==> flow/design.v <==
module two(clk, rst_n, in, valid_in, last_in, out, valid_out, last_out, ready);
	input wire clk, rst_n;
	input wire [32-1:0] in;
	input wire valid_in, last_in;
	output reg [32-1:0] out;
	output reg valid_out, last_out;
	output wire ready;
	reg [32-1:0] buff;
parameter [1:0] IDLE = 2'b00, S0 = 2'b01, S1 = 2'b10, S2 = 2'b11;
	reg [1:0] state;
	reg delay_last;
	wire we;
	wire S0_enable;
	wire S1_enable;
	wire S2_enable;
	wire S0toS1;
	wire S1toS2;
	wire S2toS1, S2toIDLE;
always @(posedge clk) begin
	if (!rst_n) begin
		state <= IDLE;
	end else begin
		case (state)
		IDLE : begin
			if (valid_in) begin
				state <= S0;
			end else begin
				state <= IDLE;
			end
		end
		S0 : begin
			if (S0toS1) begin
				state <= S1;
			end else begin
				state <= S0;
			end
		end
		S1 : begin
			if (S1toS2) begin
				state <= S2;
			end else begin
				state <= S1;
			end
		end
		S2 : begin
			if (S2toIDLE) begin
				state <= IDLE;
			end else if (S2toS1) begin
				state <= S1;
			end else begin
				state <= S2;
			end
		end
		endcase
	end
end
always @(posedge clk) begin
	if (!rst_n) begin
		buff <= 0;
		valid_out <= 0;
		last_out <= 0;
	end else begin
		if (S0_enable) begin
			buff <= in;
			valid_out <= 0;
			last_out <= 0;
		end else if (S1_enable) begin
			out <= (in > buff) ? in : buff;
			valid_out <= 1;
			last_out <= 0;
			buff <= (in > buff) ? buff : in;
		end else if (S2_enable) begin
			out <= buff;
			valid_out <= 1;
			last_out <= (S2toIDLE) ? 1 : 0;
			buff <= (we) ? in : buff;
		end else begin
			valid_out <= 0;
			last_out <= 0;
		end
	end
end
always @(posedge clk) begin
	if (!rst_n) begin
		delay_last <= 0;
	end else begin
		if (last_in) begin
			delay_last <= 1;
		end else if (S2toIDLE) begin
			delay_last <= 0;
		end else begin
			delay_last <= 0;
		end
	end
end
assign ready = (state != IDLE) & valid_in;
assign we = ready;
assign S0_enable = (state == S0) & we;
assign S1_enable = (state == S1) & we;
assign S2_enable = (state == S2);
assign S0toS1 = (state == S0) & we;
assign S1toS2 = (state == S1) & we;
assign S2toS1 = (state == S2) & we & !delay_last;
assign S2toIDLE = (state == S2) & delay_last;
endmodule
module four(clk, rst_n, in, valid_in, last_in, out, valid_out, last_out);
	input wire clk, rst_n;
	input wire [32-1:0] in;
	input wire valid_in, last_in;
	output reg [32-1:0] out;
	output reg valid_out, last_out;
	reg [32-1:0] fifo [4-1:0];
	reg [2-1:0] head;
	reg [1-1:0] tail0, tail1;
parameter [2:0] S0 = 3'b001, S1 = 3'b010, S2 = 3'b011, S3 = 3'b100, S4 = 3'b101;
	reg [2:0] state;
	reg delay_last;
	wire we;	 
	wire S0_enable, S1_enable, S2_enable, S3_enable, S4_enable;
	wire S0toS1;
	wire S1toS2, S1toS3;
	wire S2toS3, S2toS4;
	wire S3toS1, S3toS0;
	wire S4toS1, S4toS0;
	wire [32-1:0] mem0, mem1, mem2, mem3;
always @(posedge clk) begin
	if (!rst_n) begin
		state <= S0;
	end else begin
		case (state)
		S0 : begin
			if (S0toS1) begin
				state <= S1;
			end else begin
				state <= S0;
			end
		end
		S1 : begin
			if (S1toS2) begin
				state <= S2;
			end else if (S1toS3) begin
				state <= S3;
			end else begin
				state <= S1;
			end
		end
		S2 : begin
			if (S2toS3) begin
				state <= S3;
			end else if (S2toS4) begin
				state <= S4;
			end else begin
				state <= S2;
			end
		end
		S3 : begin
			if (S3toS1) begin
				state <= S1;
			end else if (S3toS0) begin
				state <= S0;
			end else begin
				state <= S3;
			end
		end
		S4 : begin
			if (S4toS1) begin
				state <= S1;
			end else if (S4toS0) begin
				state <= S0;
			end else begin
				state <= S4;
			end
		end
		endcase
	end
end
always @(posedge clk) begin
	if (!rst_n) begin
		head <= 0;
		tail0 <= 0;
		tail1 <= 0;
		valid_out <= 0;
		last_out <= 0;
	end else begin
		if (S0_enable) begin
			fifo[head] <= in;
			head <= head + 1;
		end
		else if (S1_enable) begin
			fifo[head] <= (in > fifo[tail0]) ? fifo[tail0] : in;
			out <= (in > fifo[tail0]) ? in : fifo[tail0];
			valid_out <= 1;
			last_out <= 0;
			head <= head + 1;
			tail0 <= (in > fifo[tail0]) ? tail0 : tail0 + 1;
			tail1 <= (in > fifo[tail0]) ? tail1 + 1 : tail1;
		end
		else if (S2_enable) begin
			fifo[head] <= in;
			out <= (fifo[tail1+2] > fifo[tail0]) ? fifo[tail1+2] : fifo[tail0];
			valid_out <= 1;
			last_out <= 0;
			head <= (we) ? head + 1 : head;
			tail0 <= (fifo[tail1+2] > fifo[tail0]) ? tail0 : tail0 + 1;
			tail1 <= (fifo[tail1+2] > fifo[tail0]) ? tail1 + 1 : tail1;
		end
		else if (S3_enable) begin
			fifo[head] <= in;
			out <= fifo[tail0];
			valid_out <= 1;
			last_out <= (S3toS0) ? 1 : 0;
			head <= (we && !delay_last) ? head + 1 : head;
			tail0 <= tail0 + 1;
		end
		else if (S4_enable) begin
			fifo[head] <= in;
			out <= fifo[tail1+2];
			valid_out <= 1;
			last_out <= (S4toS0) ? 1 : 0;
			head <= (we && !delay_last) ? head + 1 : head;
			tail1 <= tail1 + 1;
		end
		else begin
			valid_out <= 0;
			last_out <= 0;
		end
	end
end
always @(posedge clk) begin
	if (!rst_n) begin
		delay_last <= 0;
	end else begin
		if (last_in) begin
			delay_last <= 1;
		end else if (S3toS0 || S4toS0) begin
			delay_last <= 0;
		end else begin
			delay_last <= delay_last;
		end
	end
end
assign we = valid_in;
assign S0_enable = we & (state == S0);
assign S1_enable = (state == S1);
assign S2_enable = (state == S2);
assign S3_enable = (state == S3);
assign S4_enable = (state == S4);
assign S0toS1 = (state == S0) & (head == 1);
assign S1toS2 = (state == S1) & !(in > fifo[tail0]);
assign S1toS3 = (state == S1) & (in > fifo[tail0]) & (tail1 == 1);
assign S2toS3 = (state == S2) & (fifo[tail1+2] > fifo[tail0]) & (tail1 == 1);
assign S2toS4 = (state == S2) & !(fifo[tail1+2] > fifo[tail0]) & (tail0 == 1);
assign S3toS1 = (state == S3) & (tail0 == 1) & !delay_last;
assign S3toS0 = (state == S3) & (tail0 == 1) & delay_last;
assign S4toS1 = (state == S4) & (tail1 == 1) & !delay_last;
assign S4toS0 = (state == S4) & (tail1 == 1) & delay_last;
assign mem0 = fifo[0];
assign mem1 = fifo[1];
assign mem2 = fifo[2];
assign mem3 = fifo[3];
endmodule
module eight(clk, rst_n, in, valid_in, last_in, out, valid_out, last_out);
	input wire clk, rst_n;
	input wire [32-1:0] in;
	input wire valid_in, last_in;
	output reg [32-1:0] out;
	output reg valid_out, last_out;
	reg [32-1:0] fifo [8-1:0];
	reg [3-1:0] head;
	reg [2-1:0] tail0, tail1;
parameter [2:0] S0 = 3'b001, S1 = 3'b010, S2 = 3'b011, S3 = 3'b100, S4 = 3'b101;
	reg [2:0] state;
	reg delay_last;
	wire we;	 
	wire S0_enable, S1_enable, S2_enable, S3_enable, S4_enable;
	wire S0toS1;
	wire S1toS2, S1toS3;
	wire S2toS3, S2toS4;
	wire S3toS1, S3toS0;
	wire S4toS1, S4toS0;
	wire [32-1:0] mem0, mem1, mem2, mem3, mem4, mem5, mem6, mem7;
always @(posedge clk) begin
	if (!rst_n) begin
		state <= S0;
	end else begin
		case (state)
		S0 : begin
			if (S0toS1) begin
				state <= S1;
			end else begin
				state <= S0;
			end
		end
		S1 : begin
			if (S1toS2) begin
				state <= S2;
			end else if (S1toS3) begin
				state <= S3;
			end else begin
				state <= S1;
			end
		end
		S2 : begin
			if (S2toS3) begin
				state <= S3;
			end else if (S2toS4) begin
				state <= S4;
			end else begin
				state <= S2;
			end
		end
		S3 : begin
			if (S3toS1) begin
				state <= S1;
			end else if (S3toS0) begin
				state <= S0;
			end else begin
				state <= S3;
			end
		end
		S4 : begin
			if (S4toS1) begin
				state <= S1;
			end else if (S4toS0) begin
				state <= S0;
			end else begin
				state <= S4;
			end
		end
		endcase
	end
end
always @(posedge clk) begin
	if (!rst_n) begin
		head <= 0;
		tail0 <= 0;
		tail1 <= 0;
		valid_out <= 0;
		last_out <= 0;
	end else begin
		if (S0_enable) begin
			fifo[head] <= in;
			head <= head + 1;
		end
		else if (S1_enable) begin
			fifo[head] <= (in > fifo[tail0]) ? fifo[tail0] : in;
			out <= (in > fifo[tail0]) ? in : fifo[tail0];
			valid_out <= 1;
			last_out <= 0;
			head <= head + 1;
			tail0 <= (in > fifo[tail0]) ? tail0 : tail0 + 1;
			tail1 <= (in > fifo[tail0]) ? tail1 + 1 : tail1;
		end
		else if (S2_enable) begin
			fifo[head] <= in;
			out <= (fifo[tail1+4] > fifo[tail0]) ? fifo[tail1+4] : fifo[tail0];
			valid_out <= 1;
			last_out <= 0;
			head <= (we) ? head + 1 : head;
			tail0 <= (fifo[tail1+4] > fifo[tail0]) ? tail0 : tail0 + 1;
			tail1 <= (fifo[tail1+4] > fifo[tail0]) ? tail1 + 1 : tail1;
		end
		else if (S3_enable) begin
			fifo[head] <= in;
			out <= fifo[tail0];
			valid_out <= 1;
			last_out <= (S3toS0) ? 1 : 0;
			head <= (we && !delay_last) ? head + 1 : head;
			tail0 <= tail0 + 1;
		end
		else if (S4_enable) begin
			fifo[head] <= in;
			out <= fifo[tail1+4];
			valid_out <= 1;
			last_out <= (S4toS0) ? 1 : 0;
			head <= (we && !delay_last) ? head + 1 : head;
			tail1 <= tail1 + 1;
		end
		else begin
			valid_out <= 0;
			last_out <= 0;
		end
	end
end
always @(posedge clk) begin
	if (!rst_n) begin
		delay_last <= 0;
	end else begin
		if (last_in) begin
			delay_last <= 1;
		end else if (S3toS0 || S4toS0) begin
			delay_last <= 0;
		end else begin
			delay_last <= delay_last;
		end
	end
end
assign we = valid_in;
assign S0_enable = we & (state == S0);
assign S1_enable = (state == S1);
assign S2_enable = (state == S2);
assign S3_enable = (state == S3);
assign S4_enable = (state == S4);
assign S0toS1 = (state == S0) & (head == 3);
assign S1toS2 = (state == S1) & !(in > fifo[tail0]);
assign S1toS3 = (state == S1) & (in > fifo[tail0]) & (tail1 == 3);
assign S2toS3 = (state == S2) & (fifo[tail1+4] > fifo[tail0]) & (tail1 == 3);
assign S2toS4 = (state == S2) & !(fifo[tail1+4] > fifo[tail0]) & (tail0 == 3);
assign S3toS1 = (state == S3) & (tail0 == 3) & !delay_last;
assign S3toS0 = (state == S3) & (tail0 == 3) & delay_last;
assign S4toS1 = (state == S4) & (tail1 == 3) & !delay_last;
assign S4toS0 = (state == S4) & (tail1 == 3) & delay_last;
assign mem0 = fifo[0];
assign mem1 = fifo[1];
assign mem2 = fifo[2];
assign mem3 = fifo[3];
assign mem4 = fifo[4];
assign mem5 = fifo[5];
assign mem6 = fifo[6];
assign mem7 = fifo[7];
endmodule
module steen(clk, rst_n, in, valid_in, last_in, out, valid_out, last_out);
	input wire clk, rst_n;
	input wire [32-1:0] in;
	input wire valid_in, last_in;
	output reg [32-1:0] out;
	output reg valid_out, last_out;
	reg [32-1:0] fifo [16-1:0];
	reg [4-1:0] head;
	reg [3-1:0] tail0, tail1;
parameter [2:0] S0 = 3'b001, S1 = 3'b010, S2 = 3'b011, S3 = 3'b100, S4 = 3'b101;
	reg [2:0] state;
	reg delay_last;
	wire we;	 
	wire S0_enable, S1_enable, S2_enable, S3_enable, S4_enable;
	wire S0toS1;
	wire S1toS2, S1toS3;
	wire S2toS3, S2toS4;
	wire S3toS1, S3toS0;
	wire S4toS1, S4toS0;
	wire [32-1:0] mem0, mem1, mem2, mem3, mem4, mem5, mem6, mem7;
always @(posedge clk) begin
	if (!rst_n) begin
		state <= S0;
	end else begin
		case (state)
		S0 : begin
			if (S0toS1) begin
				state <= S1;
			end else begin
				state <= S0;
			end
		end
		S1 : begin
			if (S1toS2) begin
				state <= S2;
			end else if (S1toS3) begin
				state <= S3;
			end else begin
				state <= S1;
			end
		end
		S2 : begin
			if (S2toS3) begin
				state <= S3;
			end else if (S2toS4) begin
				state <= S4;
			end else begin
				state <= S2;
			end
		end
		S3 : begin
			if (S3toS1) begin
				state <= S1;
			end else if (S3toS0) begin
				state <= S0;
			end else begin
				state <= S3;
			end
		end
		S4 : begin
			if (S4toS1) begin
				state <= S1;
			end else if (S4toS0) begin
				state <= S0;
			end else begin
				state <= S4;
			end
		end
		endcase
	end
end
always @(posedge clk) begin
	if (!rst_n) begin
		head <= 0;
		tail0 <= 0;
		tail1 <= 0;
		valid_out <= 0;
		last_out <= 0;
	end else begin
		if (S0_enable) begin
			fifo[head] <= in;
			head <= head + 1;
		end
		else if (S1_enable) begin
			fifo[head] <= (in > fifo[tail0]) ? fifo[tail0] : in;
			out <= (in > fifo[tail0]) ? in : fifo[tail0];
			valid_out <= 1;
			last_out <= 0;
			head <= head + 1;
			tail0 <= (in > fifo[tail0]) ? tail0 : tail0 + 1;
			tail1 <= (in > fifo[tail0]) ? tail1 + 1 : tail1;
		end
		else if (S2_enable) begin
			fifo[head] <= in;
			out <= (fifo[tail1+8] > fifo[tail0]) ? fifo[tail1+8] : fifo[tail0];
			valid_out <= 1;
			last_out <= 0;
			head <= (we) ? head + 1 : head;
			tail0 <= (fifo[tail1+8] > fifo[tail0]) ? tail0 : tail0 + 1;
			tail1 <= (fifo[tail1+8] > fifo[tail0]) ? tail1 + 1 : tail1;
		end
		else if (S3_enable) begin
			fifo[head] <= in;
			out <= fifo[tail0];
			valid_out <= 1;
			last_out <= (S3toS0) ? 1 : 0;
			head <= (we && !delay_last) ? head + 1 : head;
			tail0 <= tail0 + 1;
		end
		else if (S4_enable) begin
			fifo[head] <= in;
			out <= fifo[tail1+8];
			valid_out <= 1;
			last_out <= (S4toS0) ? 1 : 0;
			head <= (we && !delay_last) ? head + 1 : head;
			tail1 <= tail1 + 1;
		end
		else begin
			valid_out <= 0;
			last_out <= 0;
		end
	end
end
always @(posedge clk) begin
	if (!rst_n) begin
		delay_last <= 0;
	end else begin
		if (last_in) begin
			delay_last <= 1;
		end else if (S3toS0 || S4toS0) begin
			delay_last <= 0;
		end else begin
			delay_last <= delay_last;
		end
	end
end
assign we = valid_in;
assign S0_enable = we & (state == S0);
assign S1_enable = (state == S1);
assign S2_enable = (state == S2);
assign S3_enable = (state == S3);
assign S4_enable = (state == S4);
assign S0toS1 = (state == S0) & (head == 7);
assign S1toS2 = (state == S1) & !(in > fifo[tail0]);
assign S1toS3 = (state == S1) & (in > fifo[tail0]) & (tail1 == 7);
assign S2toS3 = (state == S2) & (fifo[tail1+8] > fifo[tail0]) & (tail1 == 7);
assign S2toS4 = (state == S2) & !(fifo[tail1+8] > fifo[tail0]) & (tail0 == 7);
assign S3toS1 = (state == S3) & (tail0 == 7) & !delay_last;
assign S3toS0 = (state == S3) & (tail0 == 7) & delay_last;
assign S4toS1 = (state == S4) & (tail1 == 7) & !delay_last;
assign S4toS0 = (state == S4) & (tail1 == 7) & delay_last;
assign mem0 = fifo[0];
assign mem1 = fifo[1];
assign mem2 = fifo[2];
assign mem3 = fifo[3];
assign mem4 = fifo[4];
assign mem5 = fifo[5];
assign mem6 = fifo[6];
assign mem7 = fifo[7];
endmodule
module thtwo(clk, rst_n, in, valid_in, last_in, out, valid_out, last_out);
	input wire clk, rst_n;
	input wire [32-1:0] in;
	input wire valid_in, last_in;
	output reg [32-1:0] out;
	output reg valid_out, last_out;
	reg [32-1:0] fifo [32-1:0];
	reg [5-1:0] head;
	reg [4-1:0] tail0, tail1;
parameter [2:0] S0 = 3'b001, S1 = 3'b010, S2 = 3'b011, S3 = 3'b100, S4 = 3'b101;
	reg [2:0] state;
	reg delay_last;
	wire we;	 
	wire S0_enable, S1_enable, S2_enable, S3_enable, S4_enable;
	wire S0toS1;
	wire S1toS2, S1toS3;
	wire S2toS3, S2toS4;
	wire S3toS1, S3toS0;
	wire S4toS1, S4toS0;
	wire [32-1:0] mem0, mem1, mem2, mem3, mem4, mem5, mem6, mem7;
always @(posedge clk) begin
	if (!rst_n) begin
		state <= S0;
	end else begin
		case (state)
		S0 : begin
			if (S0toS1) begin
				state <= S1;
			end else begin
				state <= S0;
			end
		end
		S1 : begin
			if (S1toS2) begin
				state <= S2;
			end else if (S1toS3) begin
				state <= S3;
			end else begin
				state <= S1;
			end
		end
		S2 : begin
			if (S2toS3) begin
				state <= S3;
			end else if (S2toS4) begin
				state <= S4;
			end else begin
				state <= S2;
			end
		end
		S3 : begin
			if (S3toS1) begin
				state <= S1;
			end else if (S3toS0) begin
				state <= S0;
			end else begin
				state <= S3;
			end
		end
		S4 : begin
			if (S4toS1) begin
				state <= S1;
			end else if (S4toS0) begin
				state <= S0;
			end else begin
				state <= S4;
			end
		end
		endcase
	end
end
always @(posedge clk) begin
	if (!rst_n) begin
		head <= 0;
		tail0 <= 0;
		tail1 <= 0;
		valid_out <= 0;
		last_out <= 0;
	end else begin
		if (S0_enable) begin
			fifo[head] <= in;
			head <= head + 1;
		end
		else if (S1_enable) begin
			fifo[head] <= (in > fifo[tail0]) ? fifo[tail0] : in;
			out <= (in > fifo[tail0]) ? in : fifo[tail0];
			valid_out <= 1;
			last_out <= 0;
			head <= head + 1;
			tail0 <= (in > fifo[tail0]) ? tail0 : tail0 + 1;
			tail1 <= (in > fifo[tail0]) ? tail1 + 1 : tail1;
		end
		else if (S2_enable) begin
			fifo[head] <= in;
			out <= (fifo[tail1+16] > fifo[tail0]) ? fifo[tail1+16] : fifo[tail0];
			valid_out <= 1;
			last_out <= 0;
			head <= (we) ? head + 1 : head;
			tail0 <= (fifo[tail1+16] > fifo[tail0]) ? tail0 : tail0 + 1;
			tail1 <= (fifo[tail1+16] > fifo[tail0]) ? tail1 + 1 : tail1;
		end
		else if (S3_enable) begin
			fifo[head] <= in;
			out <= fifo[tail0];
			valid_out <= 1;
			last_out <= (S3toS0) ? 1 : 0;
			head <= (we && !delay_last) ? head + 1 : head;
			tail0 <= tail0 + 1;
		end
		else if (S4_enable) begin
			fifo[head] <= in;
			out <= fifo[tail1+16];
			valid_out <= 1;
			last_out <= (S4toS0) ? 1 : 0;
			head <= (we && !delay_last) ? head + 1 : head;
			tail1 <= tail1 + 1;
		end
		else begin
			valid_out <= 0;
			last_out <= 0;
		end
	end
end
always @(posedge clk) begin
	if (!rst_n) begin
		delay_last <= 0;
	end else begin
		if (last_in) begin
			delay_last <= 1;
		end else if (S3toS0 || S4toS0) begin
			delay_last <= 0;
		end else begin
			delay_last <= delay_last;
		end
	end
end
assign we = valid_in;
assign S0_enable = we & (state == S0);
assign S1_enable = (state == S1);
assign S2_enable = (state == S2);
assign S3_enable = (state == S3);
assign S4_enable = (state == S4);
assign S0toS1 = (state == S0) & (head == 15);
assign S1toS2 = (state == S1) & !(in > fifo[tail0]);
assign S1toS3 = (state == S1) & (in > fifo[tail0]) & (tail1 == 15);
assign S2toS3 = (state == S2) & (fifo[tail1+16] > fifo[tail0]) & (tail1 == 15);
assign S2toS4 = (state == S2) & !(fifo[tail1+16] > fifo[tail0]) & (tail0 == 15);
assign S3toS1 = (state == S3) & (tail0 == 15) & !delay_last;
assign S3toS0 = (state == S3) & (tail0 == 15) & delay_last;
assign S4toS1 = (state == S4) & (tail1 == 15) & !delay_last;
assign S4toS0 = (state == S4) & (tail1 == 15) & delay_last;
assign mem0 = fifo[0];
assign mem1 = fifo[1];
assign mem2 = fifo[2];
assign mem3 = fifo[3];
assign mem4 = fifo[4];
assign mem5 = fifo[5];
assign mem6 = fifo[6];
assign mem7 = fifo[7];
endmodule
module top(clk, rst_n, in, valid_in, last_in, out, valid_out, last_out, ready);
	input wire clk, rst_n;
	input wire [32-1:0] in;
	input wire valid_in, last_in;
	output wire [32-1:0] out;
	output wire valid_out, last_out;
	output wire ready;
	wire [32-1:0] out0, out1, out2, out3;
	wire valid_out0, valid_out1, valid_out2, valid_out3;
	wire last_out0, last_out1, last_out2, last_out3;
two tw0(.clk(clk), .rst_n(rst_n), .in(in), .valid_in(valid_in), .last_in(last_in), .out(out0), .valid_out(valid_out0), .last_out(last_out0), .ready(ready));
four f0(.clk(clk), .rst_n(rst_n), .in(out0), .valid_in(valid_out0), .last_in(last_out0), .out(out1), .valid_out(valid_out1), .last_out(last_out1));
eight e0(.clk(clk), .rst_n(rst_n), .in(out1), .valid_in(valid_out1), .last_in(last_out1), .out(out2), .valid_out(valid_out2), .last_out(last_out2));
steen s0(.clk(clk), .rst_n(rst_n), .in(out2), .valid_in(valid_out2), .last_in(last_out2), .out(out3), .valid_out(valid_out3), .last_out(last_out3));
thtwo t0(.clk(clk), .rst_n(rst_n), .in(out3), .valid_in(valid_out3), .last_in(last_out3), .out(out), .valid_out(valid_out), .last_out(last_out));
endmodule
# Step by step through the tools: top
# Tool output for the design above, in the order of the flow.
# Lines are those of the file above, counted from 1.
# Operators carry their Yosys type and port widths (W data, S select, Z words).
# Not given: -
[setup] design="top" clock_port="clk" library="sky130hd" pvt_corner="tt_025C_1v80"

# Elaborated design
# Source: Yosys, flattened and elaborated, memories not mapped. Widths are those after wreduce. Print and check cells do not count. Equal cells are merged and count once.
# Yosys's memory passes give these memory sizes; they may raise the number of words (mostly to a power of two), join words into wider ones and drop unused or constant bits.
[op_classes] n_addsub=16 compare=9 eq_ne=58 n_mux=386 logic=89 reduce_and_logical=70
[ops] cell="$mux W32" n=132
[ops] cell="$gt A32 B32 Y1" n=9
[ops] cell="$mux W3" n=52
[ops] cell="$mux W1" n=144
[ops] cell="$mux W4" n=20
[ops] cell="$and A1 B1 Y1" n=66
[ops] cell="$pmux W3 S5" n=4
[ops] cell="$mux W2" n=26
[ops] cell="$reduce_bool A5 Y1" n=8
[ops] cell="$mux W5" n=7
[ops] cell="$eq A3 B3 Y1 const B" n=10
[ops] cell="$reduce_bool A3 Y1" n=10
[ops] cell="$eq A3 B2 Y1 const B" n=9
[ops] cell="$ne A3 B2 Y1 const B" n=8
[ops] cell="$reduce_and A5 Y1" n=4
[ops] cell="$reduce_and A3 Y1" n=6
[ops] cell="$or A1 B1 Y1" n=16
[ops] cell="$ne A2 B2 Y1 const B" n=8
[ops] cell="$ne A4 B2 Y1 const B" n=4
[ops] cell="$reduce_and A4 Y1" n=4
[ops] cell="$reduce_bool A4 Y1" n=4
[ops] cell="$logic_not A1 Y1" n=13
[ops] cell="$reduce_bool A2 Y1" n=6
[ops] cell="$eq A3 B1 Y1 const B" n=4
[ops] cell="$ne A3 B1 Y1 const B" n=4
[ops] cell="$add A4 B1 Y4 const B" n=3
[ops] cell="$add A3 B1 Y3 const B" n=3
[ops] cell="$eq A2 B2 Y1 const B" n=4
# Other operator kinds: 20; their cells: 40.
[word_totals] register_bits=255 ram_bits=1920 clocked_rd_ports_x_width=128 n_memories=4
[memory_table] memory="t0.fifo" words=32 word_bits=32 rd=2 wr=1 line=588 text="reg [32-1:0] fifo [32-1:0];"
[memory_table] memory="s0.fifo" words=16 word_bits=32 rd=2 wr=1 line=428 text="reg [32-1:0] fifo [16-1:0];"
[memory_table] memory="e0.fifo" words=8 word_bits=32 rd=2 wr=1 line=268 text="reg [32-1:0] fifo [8-1:0];"
[memory_table] memory="f0.fifo" words=4 word_bits=32 rd=2 wr=1 line=112 text="reg [32-1:0] fifo [4-1:0];"

# Longest topological paths
# Longest topological path by Yosys (ltp), each cell counted once; first at word level (registers and memories cut), then after technology mapping (sequential cells cut; the memories' decode and read muxes count).
[depth] ltp_word=9 abc_area=0 mapped_depth=16 ltp_nobuf=12

# Mapped cells and area
# Source: synth_stat.txt of the flow (Yosys; design flattened, memories mapped). It holds for the ABC_AREA given above (unset counts as 0); a run with the other value may have another netlist.
# Totals and module areas in this step are rounded.
[types] cell_type="sky130_fd_sc_hd__edfxtp_1" n=2080 type_area_um2=6.25E+04
[types] cell_type="sky130_fd_sc_hd__mux4_2" n=512 type_area_um2=1.15E+04
[types] cell_type="sky130_fd_sc_hd__ha_1" n=311 type_area_um2=3.89E+03
[types] cell_type="sky130_fd_sc_hd__dfxtp_1" n=113 type_area_um2=2262.17
[types] cell_type="sky130_fd_sc_hd__mux2i_1" n=185 type_area_um2=1.85E+03
[types] cell_type="sky130_fd_sc_hd__mux2_2" n=133 type_area_um2=1.5E+03
[types] cell_type="sky130_fd_sc_hd__o21ai_0" n=221 type_area_um2=1.11E+03
[types] cell_type="sky130_fd_sc_hd__mux2_4" n=60 type_area_um2=900.864
[types] cell_type="sky130_fd_sc_hd__nand2_1" n=234 type_area_um2=878.342
[types] cell_type="sky130_fd_sc_hd__a21oi_1" n=145 type_area_um2=725.696
[types] cell_type="sky130_fd_sc_hd__inv_1" n=166 type_area_um2=623.098
[types] cell_type="sky130_fd_sc_hd__clkbuf_1" n=160 type_area_um2=600.576
[types] cell_type="sky130_fd_sc_hd__nor2_1" n=140 type_area_um2=525.504
[types] cell_type="sky130_fd_sc_hd__nor2b_1" n=63 type_area_um2=394.128
[types] cell_type="sky130_fd_sc_hd__a221oi_1" n=40 type_area_um2=350.336
[types] cell_type="sky130_fd_sc_hd__nand4_1" n=56 type_area_um2=350.336
[types] cell_type="sky130_fd_sc_hd__a211oi_1" n=39 type_area_um2=292.781
[types] cell_type="sky130_fd_sc_hd__buf_2" n=53 type_area_um2=265.254
# Not listed: further types 63, cells in them 483.
[mapped] cells=5194 synth_area_um2=94000 sequential_area_um2=65000 ffs=2193
# The figures by module come from a second, unflattened synthesis with its own total; it is not the netlist above.
[hier_totals] cells_unflattened=5250 area_unflattened_um2=95000
# Each row is one instance without its submodules.
[modules] mod="thtwo" n_inst=1 n_cells=1976 mod_area_um2=43000
[modules] mod="steen" n_inst=1 n_cells=1333 mod_area_um2=24000
[modules] mod="eight" n_inst=1 n_cells=895 mod_area_um2=14000
[modules] mod="four" n_inst=1 n_cells=701 mod_area_um2=9500
[modules] mod="two" n_inst=1 n_cells=345 mod_area_um2=3700
[modules] mod="top" n_inst=1 n_cells=0 mod_area_um2=0.0

# Worst setup path after synthesis
# Path of least setup slack by OpenSTA after synthesis, without wires, with an ideal clock, recovery checks aside; 20% of the period is set as input and as output delay. Where synthesis merged equal registers, the netlist keeps one of their names.
[synth_path] kind="register -> register" startpoint="register (name not given)" endpoint="memory t0.fifo[0][31]" tclk_ns=8.0 setup_ns=0.454 arrival_ns=5.389 path_slack_ns=2.157 path_delay_ns=5.843 driving_pins=16 path_buffers=4 synth_period_reached_ns=5.843
# "path_delay_ns" is the arrival time less input delay plus setup time.
# "driving_pins" counts driving pins, that of a launching flip-flop among them; a cell with two outputs on the path counts twice.
# "synth_period_reached_ns" is the clock period less the worst setup slack; recovery checks do not enter. This is arithmetic on one report: input and output delays are still those of the set period (20% each).
[synth_between] path_cell_list="sky130_fd_sc_hd__dfxtp_1 > sky130_fd_sc_hd__buf_2 > sky130_fd_sc_hd__buf_1 > sky130_fd_sc_hd__mux4_2 > sky130_fd_sc_hd__mux4_2 > sky130_fd_sc_hd__inv_1 > sky130_fd_sc_hd__ha_1 > sky130_fd_sc_hd__and4_1 > sky130_fd_sc_hd__and4bb_1 > sky130_fd_sc_hd__a211o_1 > sky130_fd_sc_hd__o22ai_1 > sky130_fd_sc_hd__o21ai_1 > sky130_fd_sc_hd__or2_2 > sky130_fd_sc_hd__buf_2 > sky130_fd_sc_hd__clkbuf_1 > sky130_fd_sc_hd__o21ai_0"
[synth_rtl] item="to (decl)" line=588 text="reg [32-1:0] fifo [32-1:0];"
# Chain of elaborated cells between the ends: none given.

# Path in the finished layout
# Path of least setup slack in the final report of flow run 1 (OpenROAD, finished layout, wires in). Where an end is a register, its clock arrival counts in the times.
[layout_path] kind="register -> register" startpoint="register (name not given)" endpoint="memory t0.fifo[24][0]" tclk_ns=8.0 setup_ns=0.33 arrival_ns=6.89 path_slack_ns=1.63 driving_pins=14 path_buffers=2
[layout_between] path_cell_list="sky130_fd_sc_hd__dfxtp_4 > sky130_fd_sc_hd__buf_4 > sky130_fd_sc_hd__mux4_2 > sky130_fd_sc_hd__mux4_2 > sky130_fd_sc_hd__inv_1 > sky130_fd_sc_hd__ha_1 > sky130_fd_sc_hd__nand4_1 > sky130_fd_sc_hd__nor4_1 > sky130_fd_sc_hd__and2_1 > sky130_fd_sc_hd__o22ai_1 > sky130_fd_sc_hd__o21ai_1 > sky130_fd_sc_hd__or2_2 > sky130_fd_sc_hd__buf_4 > sky130_fd_sc_hd__mux2_2"
[layout_rtl] item="to (decl)" line=588 text="reg [32-1:0] fifo [32-1:0];"
# Chain of elaborated cells between the ends: none given.

Appendix: measured runs

Flow measurements of top on sky130hd: 3 stored runs with different settings, listed in no order. Input and output delays are each 20% of the period that was set; the output load is 0.01 pF.
"period_less_ws_ns" is the run's clock period less its worst setup slack. It is reckoned from that one timing run; input and output delays stay at 20% of the period that was set.
"worst_path_ns" is the time allowed to the run's worst setup path (the clock period less input and output delay, where it has them) less its slack. Clock arrival times count: a late capture clock shortens it, a late launch clock lengthens it.
By "total_power_mw" is meant OpenSTA's value without simulated activity: inputs other than the clock are taken to toggle once in ten clock periods, and the tool carries that through the logic.
The results are shown rounded.

[flow] flow run 1: files
==> flow/run.sh <==
#!/bin/bash
# the make line also repeats the synthesis and layout settings of config.mk as NAME=value (left out here)
make -C /OpenROAD-flow-scripts/flow DESIGN_CONFIG=/design/flow/config.mk WORK_HOME=/design/flow/orfs CLKGATE_MAP_FILE= finish
==> flow/config.mk <==
export PLATFORM = sky130hd
export DESIGN_NAME = top
export DESIGN_NICKNAME = top
export VERILOG_FILES = /design/flow/design.v
export SDC_FILE = /design/flow/constraint.sdc
export NUM_CORES = 4
export LEC_CHECK = 0
export CAP_MARGIN = 20
export CORE_MARGIN = 2
export CORE_UTILIZATION = 57
export SETUP_SLACK_MARGIN = -0.07
export SLEW_MARGIN = 25
==> flow/constraint.sdc <==
create_clock -name core_clock -period 8.0 [get_ports {clk}]
set_input_delay 1.6000 -clock core_clock [delete_from_list [all_inputs] [get_ports {clk}]]
set_output_delay 1.6000 -clock core_clock [all_outputs]
set_load 0.01 [all_outputs]

[flow] flow run 1: metrics
[metrics] worst_path_ns = 6.37
[metrics] critical_path_type = register -> register
[metrics] tns_setup_ns = 0.000
[metrics] period_less_ws_ns = 6.371
[metrics] post_route_stdcell_area_um2 = 110000
[metrics] synth_chip_area_um2 = 94000
[metrics] finalUtil_pct = 65
[metrics] dieArea_um2 = 170000
[metrics] hold_ws_ns = 0.47
[metrics] setup_ws_ns = 1.6
[metrics] total_power_mw = 24

[flow] flow run 2: files
==> flow/run.sh <==
#!/bin/bash
# the make line also repeats the synthesis and layout settings of config.mk as NAME=value (left out here)
make -C /OpenROAD-flow-scripts/flow DESIGN_CONFIG=/design/flow/config.mk WORK_HOME=/design/flow/orfs CLKGATE_MAP_FILE= finish
==> flow/config.mk <==
export PLATFORM = sky130hd
export DESIGN_NAME = top
export DESIGN_NICKNAME = top
export VERILOG_FILES = /design/flow/design.v
export SDC_FILE = /design/flow/constraint.sdc
export NUM_CORES = 4
export LEC_CHECK = 0
export CAP_MARGIN = 40
export CELL_PAD_IN_SITES_GLOBAL_PLACEMENT = 3
export CORE_MARGIN = 2
export CORE_UTILIZATION = 51
export GPL_ROUTABILITY_DRIVEN = 0
export MIN_ROUTING_LAYER = met2
export SLEW_MARGIN = 20
export TNS_END_PERCENT = 70
==> flow/constraint.sdc <==
create_clock -name core_clock -period 8.0 [get_ports {clk}]
set_input_delay 1.6000 -clock core_clock [delete_from_list [all_inputs] [get_ports {clk}]]
set_output_delay 1.6000 -clock core_clock [all_outputs]
set_load 0.01 [all_outputs]

[flow] flow run 2: metrics
[metrics] worst_path_ns = 6.48
[metrics] critical_path_type = register -> register
[metrics] tns_setup_ns = 0.000
[metrics] period_less_ws_ns = 6.481
[metrics] post_route_stdcell_area_um2 = 110000
[metrics] synth_chip_area_um2 = 94000
[metrics] finalUtil_pct = 58
[metrics] dieArea_um2 = 190000
[metrics] hold_ws_ns = 0.47
[metrics] setup_ws_ns = 1.5
[metrics] total_power_mw = 24

[flow] flow run 3: files
==> flow/run.sh <==
#!/bin/bash
# the make line also repeats the synthesis and layout settings of config.mk as NAME=value (left out here)
make -C /OpenROAD-flow-scripts/flow DESIGN_CONFIG=/design/flow/config.mk WORK_HOME=/design/flow/orfs CLKGATE_MAP_FILE= finish
==> flow/config.mk <==
export PLATFORM = sky130hd
export DESIGN_NAME = top
export DESIGN_NICKNAME = top
export VERILOG_FILES = /design/flow/design.v
export SDC_FILE = /design/flow/constraint.sdc
export NUM_CORES = 4
export LEC_CHECK = 0
export CAP_MARGIN = 20
export CORE_MARGIN = 2
export CORE_UTILIZATION = 72
export SLEW_MARGIN = 20
==> flow/constraint.sdc <==
create_clock -name core_clock -period 6.17 [get_ports {clk}]
set_input_delay 1.2340 -clock core_clock [delete_from_list [all_inputs] [get_ports {clk}]]
set_output_delay 1.2340 -clock core_clock [all_outputs]
set_load 0.01 [all_outputs]

[flow] flow run 3: metrics
[metrics] worst_path_ns = 5.73
[metrics] critical_path_type = register -> register
[metrics] tns_setup_ns = 0.000
[metrics] period_less_ws_ns = 5.732
[metrics] post_route_stdcell_area_um2 = 100000
[metrics] synth_chip_area_um2 = 94000
[metrics] finalUtil_pct = 81
[metrics] dieArea_um2 = 130000
[metrics] hold_ws_ns = 0.47
[metrics] setup_ws_ns = 0.44
[metrics] total_power_mw = 30
